==> flow/design.v <==
module  cordic_sin_cos
#(    
    parameter PIPELINE  = 16                         
)
(
    input                               clk,
    input                               rst_n,
    input       signed  [31:0]          angle,       
    input                               pre_vaild,
    output  reg signed  [31:0]          sin, 
    output  reg signed  [31:0]          cos,
    output  reg                         post_vaild
); 
wire signed [31:0]  angle_array[15:0];
assign angle_array[0]  = 32'sd2949120;     
assign angle_array[1]  = 32'sd1740992;     
assign angle_array[2]  = 32'sd919872;      
assign angle_array[3]  = 32'sd466944;      
assign angle_array[4]  = 32'sd234368;      
assign angle_array[5]  = 32'sd117312;      
assign angle_array[6]  = 32'sd58688;       
assign angle_array[7]  = 32'sd29312;       
assign angle_array[8]  = 32'sd14656;       
assign angle_array[9]  = 32'sd7360;        
assign angle_array[10] = 32'sd3648;        
assign angle_array[11] = 32'sd1856;	      
assign angle_array[12] = 32'sd896;         
assign angle_array[13] = 32'sd448;         
assign angle_array[14] = 32'sd256;         
assign angle_array[15] = 32'sd128;         
localparam K        = 32'h09b74;	   
reg signed  [31:0]  angle_map;
reg         [1:0]   site;
wire signed [15:0]  angle_t;
assign  angle_t = angle >>> 16;
always@(posedge clk or negedge rst_n)begin 
    if(!rst_n)begin
        angle_map   <=  0;
        site        <=  2'd1;
    end
    else    if((angle_t >= (-16'sd90))&&(angle_t <= 16'sd90))begin
        angle_map   <=  angle;
        site        <=  2'd1;
    end
    else    if(angle_t > 16'sd90 && angle_t <= 16'sd180)begin
        angle_map   <=  32'sd11796480 - angle;                   
        site        <=  2'd2;
    end
    else    begin
        angle_map   <=  -32'sd11796480 - angle;
        site        <=  2'd3;
    end
end   
reg signed 	[31:0] 		x[PIPELINE:0];
reg signed 	[31:0] 		y[PIPELINE:0];
reg signed 	[31:0] 		z[PIPELINE:0];
always@(posedge clk or negedge rst_n)begin
   if(!rst_n)begin
       x[0]    <=  32'sd0;
       y[0]    <=  32'sd0;
       z[0]    <=  32'sd0;
   end
   else    begin
       x[0]    <=   K;
       y[0]    <=   32'sd0;
       z[0]    <=   angle_map;
   end
end
genvar i;
generate
    for(i = 1;i < PIPELINE+1;i = i + 1)begin:cal_xyz
        always@(posedge clk or negedge rst_n)begin
            if(!rst_n)begin
                x[i]    <=  32'sd0;
                y[i]    <=  32'sd0;
                z[i]    <=  32'sd0;
            end
            else    if(z[i-1][31])begin
                x[i]    <=  x[i-1] + (y[i-1] >>> (i-1));
                y[i]    <=  y[i-1] - (x[i-1] >>> (i-1));
                z[i]    <=  z[i-1] + angle_array[i-1];
            end
            else    begin
                x[i]    <=  x[i-1] - (y[i-1] >>> (i-1));
                y[i]    <=  y[i-1] + (x[i-1] >>> (i-1));
                z[i]    <=  z[i-1] - angle_array[i-1];
            end
        end 
    end
endgenerate
reg     [PIPELINE+1:0]      vaild_r;
reg     [2*PIPELINE+1:0]    site_r;
always@(posedge clk or negedge rst_n)begin
    if(!rst_n)
        vaild_r <=  {(PIPELINE+2){1'b0}};
    else
        vaild_r <=  {vaild_r[PIPELINE:0],pre_vaild};
end
always@(posedge clk )begin
    site_r  <=  {site_r[2*PIPELINE-1:0],site};   
end
always@(posedge clk or negedge rst_n)begin
    if(!rst_n)
        post_vaild  <=  0;
    else
        post_vaild  <=  vaild_r[PIPELINE+1];
end
always@(posedge clk or negedge rst_n)begin
    if(!rst_n)begin
        sin <=  0;
        cos <=  0;
    end
    else    if(~vaild_r[PIPELINE+1])begin
        sin <=  0;
        cos <=  0;
    end
    else    begin
        case(site_r[2*PIPELINE+1:2*PIPELINE])
            2'd1:begin
                sin <=  y[PIPELINE];
                cos <=  x[PIPELINE];
            end
            2'd2:begin
                sin <=  y[PIPELINE];
                cos <=  ~x[PIPELINE] + 1;
            end
            2'd3:begin
                sin <=  y[PIPELINE];
                cos <=  ~x[PIPELINE] + 1;
            end      
            default:begin
                sin <=  y[PIPELINE];
                cos <=  x[PIPELINE];
            end
        endcase  
    end
end
endmodule
# From RTL to reports: cordic_sin_cos
# Each step is given for the RTL above and for the edited RTL.
# Lines under "orig" count in the file above, lines under "edited" in the edited file.
# "diff": "edited" minus "orig" as printed here. "rel_change_pct": 100 x difference / "orig".
# Library cell names are shortened.
design:
  top_module: "cordic_sin_cos"
  clk_port: "clk"
  lib: "sky130hd"
  pvt_corner: "tt_025C_1v80"

# Edit of the RTL
# The edit as a unified diff against the file above.
# A script made this edit. It changes what the design does and was not meant as an optimisation.
# begin of diff
@@ -100,10 +100,5 @@
     site_r  <=  {site_r[2*PIPELINE-1:0],site};   
 end
-always@(posedge clk or negedge rst_n)begin
-    if(!rst_n)
-        post_vaild  <=  0;
-    else
-        post_vaild  <=  vaild_r[PIPELINE+1];
-end
+always @(*) post_vaild = vaild_r[PIPELINE+1];
 always@(posedge clk or negedge rst_n)begin
     if(!rst_n)begin
# end of diff

# Word-level counts
# Source: Yosys, flattened and elaborated. Widths are those after wreduce; folded enables and synchronous resets count as part of the registers. Registers that Yosys merges into a memory's read port (data or address) are not register bits. Print and check cells do not count. Equal cells are merged and count once.
word_totals:
  columns: ["item", "orig", "edited", "diff", "rel_change_pct"]
  rows:
  - ["ff_bits", 1657, 1656, -1, -0.06]
  - ["latch_bits", 0, 0, 0, null]
  - ["ramBits", 0, 0, 0, null]
  - ["rom_bits", 0, 0, 0, null]
  - ["clocked_rd_ports_x_width", 0, 0, 0, null]
  - ["n_memories", 0, 0, 0, null]
  - ["out_inout_bits", 65, 65, 0, 0.00]
  - ["wordCells", 213, 212, -1, -0.47]
classes:
  columns: ["item", "orig", "edited", "diff", "rel_change_pct"]
  rows:
  - ["n_addsub", 94, 94, 0, 0.00]
  - ["mul", 0, 0, 0, null]
  - ["n_div", 0, 0, 0, null]
  - ["n_cmp", 4, 4, 0, 0.00]
  - ["equal", 2, 2, 0, 0.00]
  - ["shift", 0, 0, 0, null]
  - ["muxes", 53, 53, 0, 0.00]
  - ["logic", 1, 1, 0, 0.00]
  - ["n_reduce_logical", 3, 3, 0, 0.00]
ops:
  columns: ["cell", "orig", "edited", "diff", "rel_change_pct"]
  rows:
  - ["32-bit 2-to-1 mux", 51, 51, 0, 0.00]
  - ["32-bit by 10-bit adder with 32-bit output (second input constant)", 2, 2, 0, 0.00]
  - ["32-bit by 17-bit adder with 32-bit output", 2, 2, 0, 0.00]
  - ["32-bit by 18-bit adder with 32-bit output", 2, 2, 0, 0.00]
  - ["32-bit by 19-bit adder with 32-bit output", 2, 2, 0, 0.00]
  - ["32-bit by 20-bit adder with 32-bit output", 2, 2, 0, 0.00]
  - ["32-bit by 21-bit adder with 32-bit output", 2, 2, 0, 0.00]
  - ["32-bit by 22-bit adder with 32-bit output", 2, 2, 0, 0.00]
  - ["32-bit by 23-bit adder with 32-bit output", 2, 2, 0, 0.00]
  - ["32-bit by 24-bit adder with 32-bit output", 2, 2, 0, 0.00]
  - ["32-bit by 25-bit adder with 32-bit output", 2, 2, 0, 0.00]
  - ["32-bit by 26-bit adder with 32-bit output", 2, 2, 0, 0.00]
  - ["32-bit by 27-bit adder with 32-bit output", 2, 2, 0, 0.00]
  - ["32-bit by 28-bit adder with 32-bit output", 2, 2, 0, 0.00]
  - ["32-bit by 29-bit adder with 32-bit output", 2, 2, 0, 0.00]
  - ["32-bit by 30-bit adder with 32-bit output", 2, 2, 0, 0.00]
  - ["2-bit equality test (second input constant)", 2, 2, 0, 0.00]
  - ["1-bit logical AND", 2, 2, 0, 0.00]
  - ["25-bit by 32-bit subtractor with 32-bit output (first input constant)", 2, 2, 0, 0.00]
  - ["32-bit by 10-bit subtractor with 32-bit output (second input constant)", 2, 2, 0, 0.00]
  - ["32-bit by 17-bit subtractor with 32-bit output", 2, 2, 0, 0.00]
  - ["32-bit by 18-bit subtractor with 32-bit output", 2, 2, 0, 0.00]
  - ["32-bit by 19-bit subtractor with 32-bit output", 2, 2, 0, 0.00]
  - ["32-bit by 20-bit subtractor with 32-bit output", 2, 2, 0, 0.00]
  - ["32-bit by 21-bit subtractor with 32-bit output", 2, 2, 0, 0.00]
  - ["32-bit by 22-bit subtractor with 32-bit output", 2, 2, 0, 0.00]
  - ["32-bit by 23-bit subtractor with 32-bit output", 2, 2, 0, 0.00]
  - ["32-bit by 24-bit subtractor with 32-bit output", 2, 2, 0, 0.00]
# Not every row of either side is listed.

# Longest topological paths
# Longest topological path by Yosys (ltp), each cell counted once; first at word level (registers and memories cut), then after technology mapping (sequential cells cut; the memories' decode and read muxes count).
depth:
  columns: ["item", "orig", "edited", "diff", "rel_change_pct"]
  rows:
  - ["ltp_word", 4, 4, 0, 0.00]
  - ["ABC_AREA", "0", "0", null, null]
  - ["ltp_mapped", 22, 22, 0, 0.00]
  - ["mapped_depth_nobuf", 21, 21, 0, 0.00]

# Synthesis result
# The flow's flattened synthesis, as Yosys stat reports it; memories are mapped. The netlist is that of the ABC_AREA named above (0 if unset); the other value can give another one.
types:
  columns: ["type", "orig", "edited", "diff", "rel_change_pct"]
  rows:
  - ["dfrtp_1", 1460, 1459, -1, -0.07]
  - ["ha_1", 1267, 1267, 0, 0.00]
  - ["a21oi_1", 1245, 1245, 0, 0.00]
  - ["xnor2_1", 1157, 1157, 0, 0.00]
  - ["nor2_1", 1120, 1120, 0, 0.00]
  - ["nand2_1", 572, 572, 0, 0.00]
  - ["xor2_1", 563, 563, 0, 0.00]
  - ["o21ai_0", 537, 537, 0, 0.00]
  - ["inv_1", 508, 508, 0, 0.00]
  - ["a21o_1", 489, 489, 0, 0.00]
  - ["nor3_1", 364, 364, 0, 0.00]
  - ["nand3_1", 204, 204, 0, 0.00]
  - ["o21a_1", 182, 182, 0, 0.00]
  - ["nor2b_1", 176, 176, 0, 0.00]
  - ["clkbuf_1", 167, 167, 0, 0.00]
  - ["nand2b_1", 164, 164, 0, 0.00]
  - ["o21bai_1", 157, 157, 0, 0.00]
  - ["a31oi_1", 144, 144, 0, 0.00]
# Not every row of either side is listed.
synth_totals:
  columns: ["item", "orig", "edited", "diff", "rel_change_pct"]
  rows:
  - ["cells", 12018, 12017, -1, -0.01]
  - ["yosys_area_um2", 109852.9, 109827.8, -25.1, -0.02]
  - ["seqArea_um2", 36875.4, 36850.3, -25.1, -0.07]
  - ["ff_cells", 1477, 1476, -1, -0.07]

# Path before layout
# Source: OpenSTA report_checks on the synthesized netlist (no wires, ideal clock, input and output delay 20% of the period each), path of least setup slack; recovery checks are left aside. Register names are those of the netlist, which keeps one name where synthesis merged equal registers.
synth_path:
  columns: ["item", "orig", "edited", "diff", "rel_change_pct"]
  rows:
  - ["path_type", "input -> register", "input -> register", null, null]
  - ["startpoint", "input angle[22]", "input angle[22]", null, null]
  - ["endpoint", "register angle_map[31]", "register angle_map[31]", null, null]
  - ["period_ps", 6000, 6000, 0, 0.00]
  - ["setup_time_ps", 79, 79, 0, null]
  - ["t_first_pin_ps", 1200, 1200, 0, 0.00]
  - ["arrival_time_ps", 4536, 4536, 0, 0.00]
  - ["required_ps", 5921, 5921, 0, 0.00]
  - ["path_slack_ps", 1385, 1385, 0, null]
  - ["delay_ps", 3415, 3415, 0, 0.00]
  - ["driving_pins", 19, 19, 0, 0.00]
  - ["n_path_buf", 1, 1, 0, 0.00]
  - ["period_less_setup_slack_ps", 4615, 4615, 0, 0.00]
# "delay_ps" is the arrival time less input delay plus setup time.
# "driving_pins" counts driving pins, that of a launching flip-flop among them; a cell with two outputs on the path counts twice.
# "period_less_setup_slack_ps" is the clock period less the worst setup slack; recovery checks do not enter. This is arithmetic on one report: input and output delays are still those of the set period (20% each).
# The rows between start and end are the longest chain of elaborated cells between them; the timing report does not say that the signal goes this way. Where chains are equally long, one stands for them.
# Each line given opens the expression or statement behind the cell; cells for indexed reads and writes are added by Yosys, which also makes memories of some case tables.
# A register here has more assigning lines than the two given.
synth_between_orig:
  cell_sequence: "inv_1 -> nor4_1 -> a31oi_1 -> o22ai_1 -> and2_1 -> clkbuf_1 -> or2_2 -> inv_1 -> ha_1 -> and3_1 -> nand4_1 -> a21boi_1 -> o21ai_1 -> a21oi_1 -> nor3_1 -> o31ai_1 -> a21oi_1 -> o21bai_1 -> mux2i_1"
  elab_chain_len: 4
  cone_cells: 10
  classes_between: "add/sub: 2; compare: 4; mux: 2; reduce/logical: 2"
synth_rtl_orig:
  columns: ["item", "line", "text"]
  rows:
  - ["start: declaration", 8, "input       signed  [31:0]          angle,"]
  - ["16-bit by 8-bit greater-than comparator with 1-bit output", 45, "else    if(angle_t > 16'sd90 && angle_t <= 16'sd180)begin"]
  - ["1-bit logical AND", 45, null]
  - ["32-bit 2-to-1 mux", 45, null]
  - ["32-bit 2-to-1 mux", 41, "else    if((angle_t >= (-16'sd90))&&(angle_t <= 16'sd90))begin"]
  - ["end: assignment", 42, "angle_map   <=  angle;"]
  - ["end: assignment", 46, "angle_map   <=  32'sd11796480 - angle;"]
  - ["end: declaration", 32, "reg signed  [31:0]  angle_map;"]
synth_between_edited:
  cell_sequence: "inv_1 -> nor4_1 -> a31oi_1 -> o22ai_1 -> and2_1 -> clkbuf_1 -> or2_2 -> inv_1 -> ha_1 -> and3_1 -> nand4_1 -> a21boi_1 -> o21ai_1 -> a21oi_1 -> nor3_1 -> o31ai_1 -> a21oi_1 -> o21bai_1 -> mux2i_1"
  elab_chain_len: 4
  cone_cells: 10
  classes_between: "add/sub: 2; compare: 4; mux: 2; reduce/logical: 2"
synth_rtl_edited:
  columns: ["item", "line", "text"]
  rows:
  - ["start: declaration", 8, "input       signed  [31:0]          angle,"]
  - ["16-bit by 8-bit greater-than comparator with 1-bit output", 45, "else    if(angle_t > 16'sd90 && angle_t <= 16'sd180)begin"]
  - ["1-bit logical AND", 45, null]
  - ["32-bit 2-to-1 mux", 45, null]
  - ["32-bit 2-to-1 mux", 41, "else    if((angle_t >= (-16'sd90))&&(angle_t <= 16'sd90))begin"]
  - ["end: assignment", 42, "angle_map   <=  angle;"]
  - ["end: assignment", 46, "angle_map   <=  32'sd11796480 - angle;"]
  - ["end: declaration", 32, "reg signed  [31:0]  angle_map;"]

# Path in the finished layout
# From the final timing report of the runs of pair 1: the path of least setup slack in the routed layout; clock arrival at registers is part of the times.
# The report prints the path's times to 10 ps; the period is as set.
layout_path:
  columns: ["item", "orig", "edited", "diff", "rel_change_pct"]
  rows:
  - ["path_type", "register -> register", "register -> register", null, null]
  - ["startpoint", "register y[5][8]", "register y[5][8]", null, null]
  - ["endpoint", "register x[6][30]", "register x[6][30]", null, null]
  - ["period_ps", 5190, 5190, 0, 0.00]
  - ["setup_time_ps", 80, 70, -10, null]
  - ["t_first_pin_ps", 820, 820, 0, 0.00]
  - ["arrival_time_ps", 5600, 5540, -60, -1.07]
  - ["required_ps", 5890, 5900, 10, 0.17]
  - ["path_slack_ps", 300, 370, 70, null]
  - ["driving_pins", 17, 17, 0, 0.00]
  - ["n_path_buf", 0, 0, 0, null]
# The rows between start and end are the longest chain of elaborated cells between them; the timing report does not say that the signal goes this way. Where chains are equally long, one stands for them.
# A register here has more assigning lines than the two given.
layout_between_orig:
  cell_sequence: "dfrtp_1 -> or4_1 -> nor3_2 -> a21oi_1 -> xor2_1 -> ha_1 -> or4_1 -> nor3_1 -> o21ai_0 -> a221o_1 -> o2bb2ai_1 -> o41ai_2 -> o21ai_1 -> o41ai_2 -> o21ai_0 -> o21ai_0 -> xnor2_1"
  elab_chain_len: 2
  cone_cells: 3
  classes_between: "add/sub: 2; mux: 1"
layout_rtl_orig:
  columns: ["item", "line", "text"]
  rows:
  - ["start: declaration", 55, "reg signed [31:0] y[PIPELINE:0];"]
  - ["start: assignment", 80, "y[i]    <=  y[i-1] - (x[i-1] >>> (i-1));"]
  - ["start: assignment", 85, "y[i]    <=  y[i-1] + (x[i-1] >>> (i-1));"]
  - ["32-bit by 27-bit subtractor with 32-bit output", 84, "x[i]    <=  x[i-1] - (y[i-1] >>> (i-1));"]
  - ["32-bit 2-to-1 mux", 78, "else    if(z[i-1][31])begin"]
  - ["end: assignment", 79, "x[i]    <=  x[i-1] + (y[i-1] >>> (i-1));"]
  - ["end: assignment", 84, null]
  - ["end: declaration", 54, "reg signed [31:0] x[PIPELINE:0];"]
layout_between_edited:
  cell_sequence: "dfrtp_1 -> or4_1 -> nor3_2 -> a21oi_1 -> xor2_1 -> ha_1 -> or4_1 -> nor3_1 -> o21ai_0 -> a221o_1 -> o2bb2ai_1 -> o41ai_2 -> o21ai_1 -> o41ai_2 -> o21ai_0 -> o21ai_0 -> xnor2_1"
  elab_chain_len: 2
  cone_cells: 3
  classes_between: "add/sub: 2; mux: 1"
layout_rtl_edited:
  columns: ["item", "line", "text"]
  rows:
  - ["start: declaration", 55, "reg signed [31:0] y[PIPELINE:0];"]
  - ["start: assignment", 80, "y[i]    <=  y[i-1] - (x[i-1] >>> (i-1));"]
  - ["start: assignment", 85, "y[i]    <=  y[i-1] + (x[i-1] >>> (i-1));"]
  - ["32-bit by 27-bit subtractor with 32-bit output", 84, "x[i]    <=  x[i-1] - (y[i-1] >>> (i-1));"]
  - ["32-bit 2-to-1 mux", 78, "else    if(z[i-1][31])begin"]
  - ["end: assignment", 79, "x[i]    <=  x[i-1] + (y[i-1] >>> (i-1));"]
  - ["end: assignment", 84, null]
  - ["end: declaration", 54, "reg signed [31:0] x[PIPELINE:0];"]

# Layout results
# Both versions went through the flow (Yosys, OpenROAD) with the same settings in each pair. Constraints: input delay and output delay 20% of the set period each, output load 0.01 pF.
settings_pair_1:
  CORE_UTILIZATION: 40
  period_ns: 5.19
  CAP_MARGIN: 20
  CORE_MARGIN: 2
  SLEW_MARGIN: 20
results_pair_1:
  columns: ["item", "orig", "edited", "diff", "rel_change_pct"]
  rows:
  - ["synth_area_um2", 109852.9, 109827.8, -25.1, -0.02]
  - ["die_um2", 278842.0, 278779.0, -63.0, -0.02]
  - ["stdcell_area_um2", 122112.0, 122021.0, -91.0, -0.07]
  - ["final_util_pct", 44.7, 44.6, -0.1, null]
  - ["timing.setup.ws_ps", 298, 368, 70, null]
  - ["tns_setup_ps", 0, 0, 0, null]
  - ["achievedPeriod_ps", 4892, 4822, -70, -1.43]
settings_pair_2:
  ABC_AREA: 0
  CAP_MARGIN: 5
  CORE_ASPECT_RATIO: 1.31
  CORE_UTILIZATION: 29
  CTS_CLUSTER_DIAMETER: 138
  CTS_CLUSTER_SIZE: 94
  GPL_TIMING_DRIVEN: 0
  MAX_ROUTING_LAYER: "met4"
  MIN_ROUTING_LAYER: "met1"
  SETUP_SLACK_MARGIN: 1.01
  period_ns: 7.34
  CORE_MARGIN: 2
  SLEW_MARGIN: 20
results_pair_2:
  columns: ["item", "orig", "edited", "diff", "rel_change_pct"]
  rows:
  - ["synth_area_um2", 109852.9, 109827.8, -25.1, -0.02]
  - ["die_um2", 383788.0, 383698.0, -90.0, -0.02]
  - ["stdcell_area_um2", 119226.0, 119392.0, 166.0, 0.14]
  - ["final_util_pct", 31.6, 31.7, 0.1, null]
  - ["timing.setup.ws_ps", 1256, 1320, 64, null]
  - ["tns_setup_ps", 0, 0, 0, null]
  - ["fin_hold_ws_ps", 301, 260, -41, null]
  - ["achievedPeriod_ps", 6084, 6020, -64, -1.05]
# By "achievedPeriod_ps" is meant the clock period of the run minus its worst setup slack. This is arithmetic on one report: input and output delays are still those of the set period (20% each).
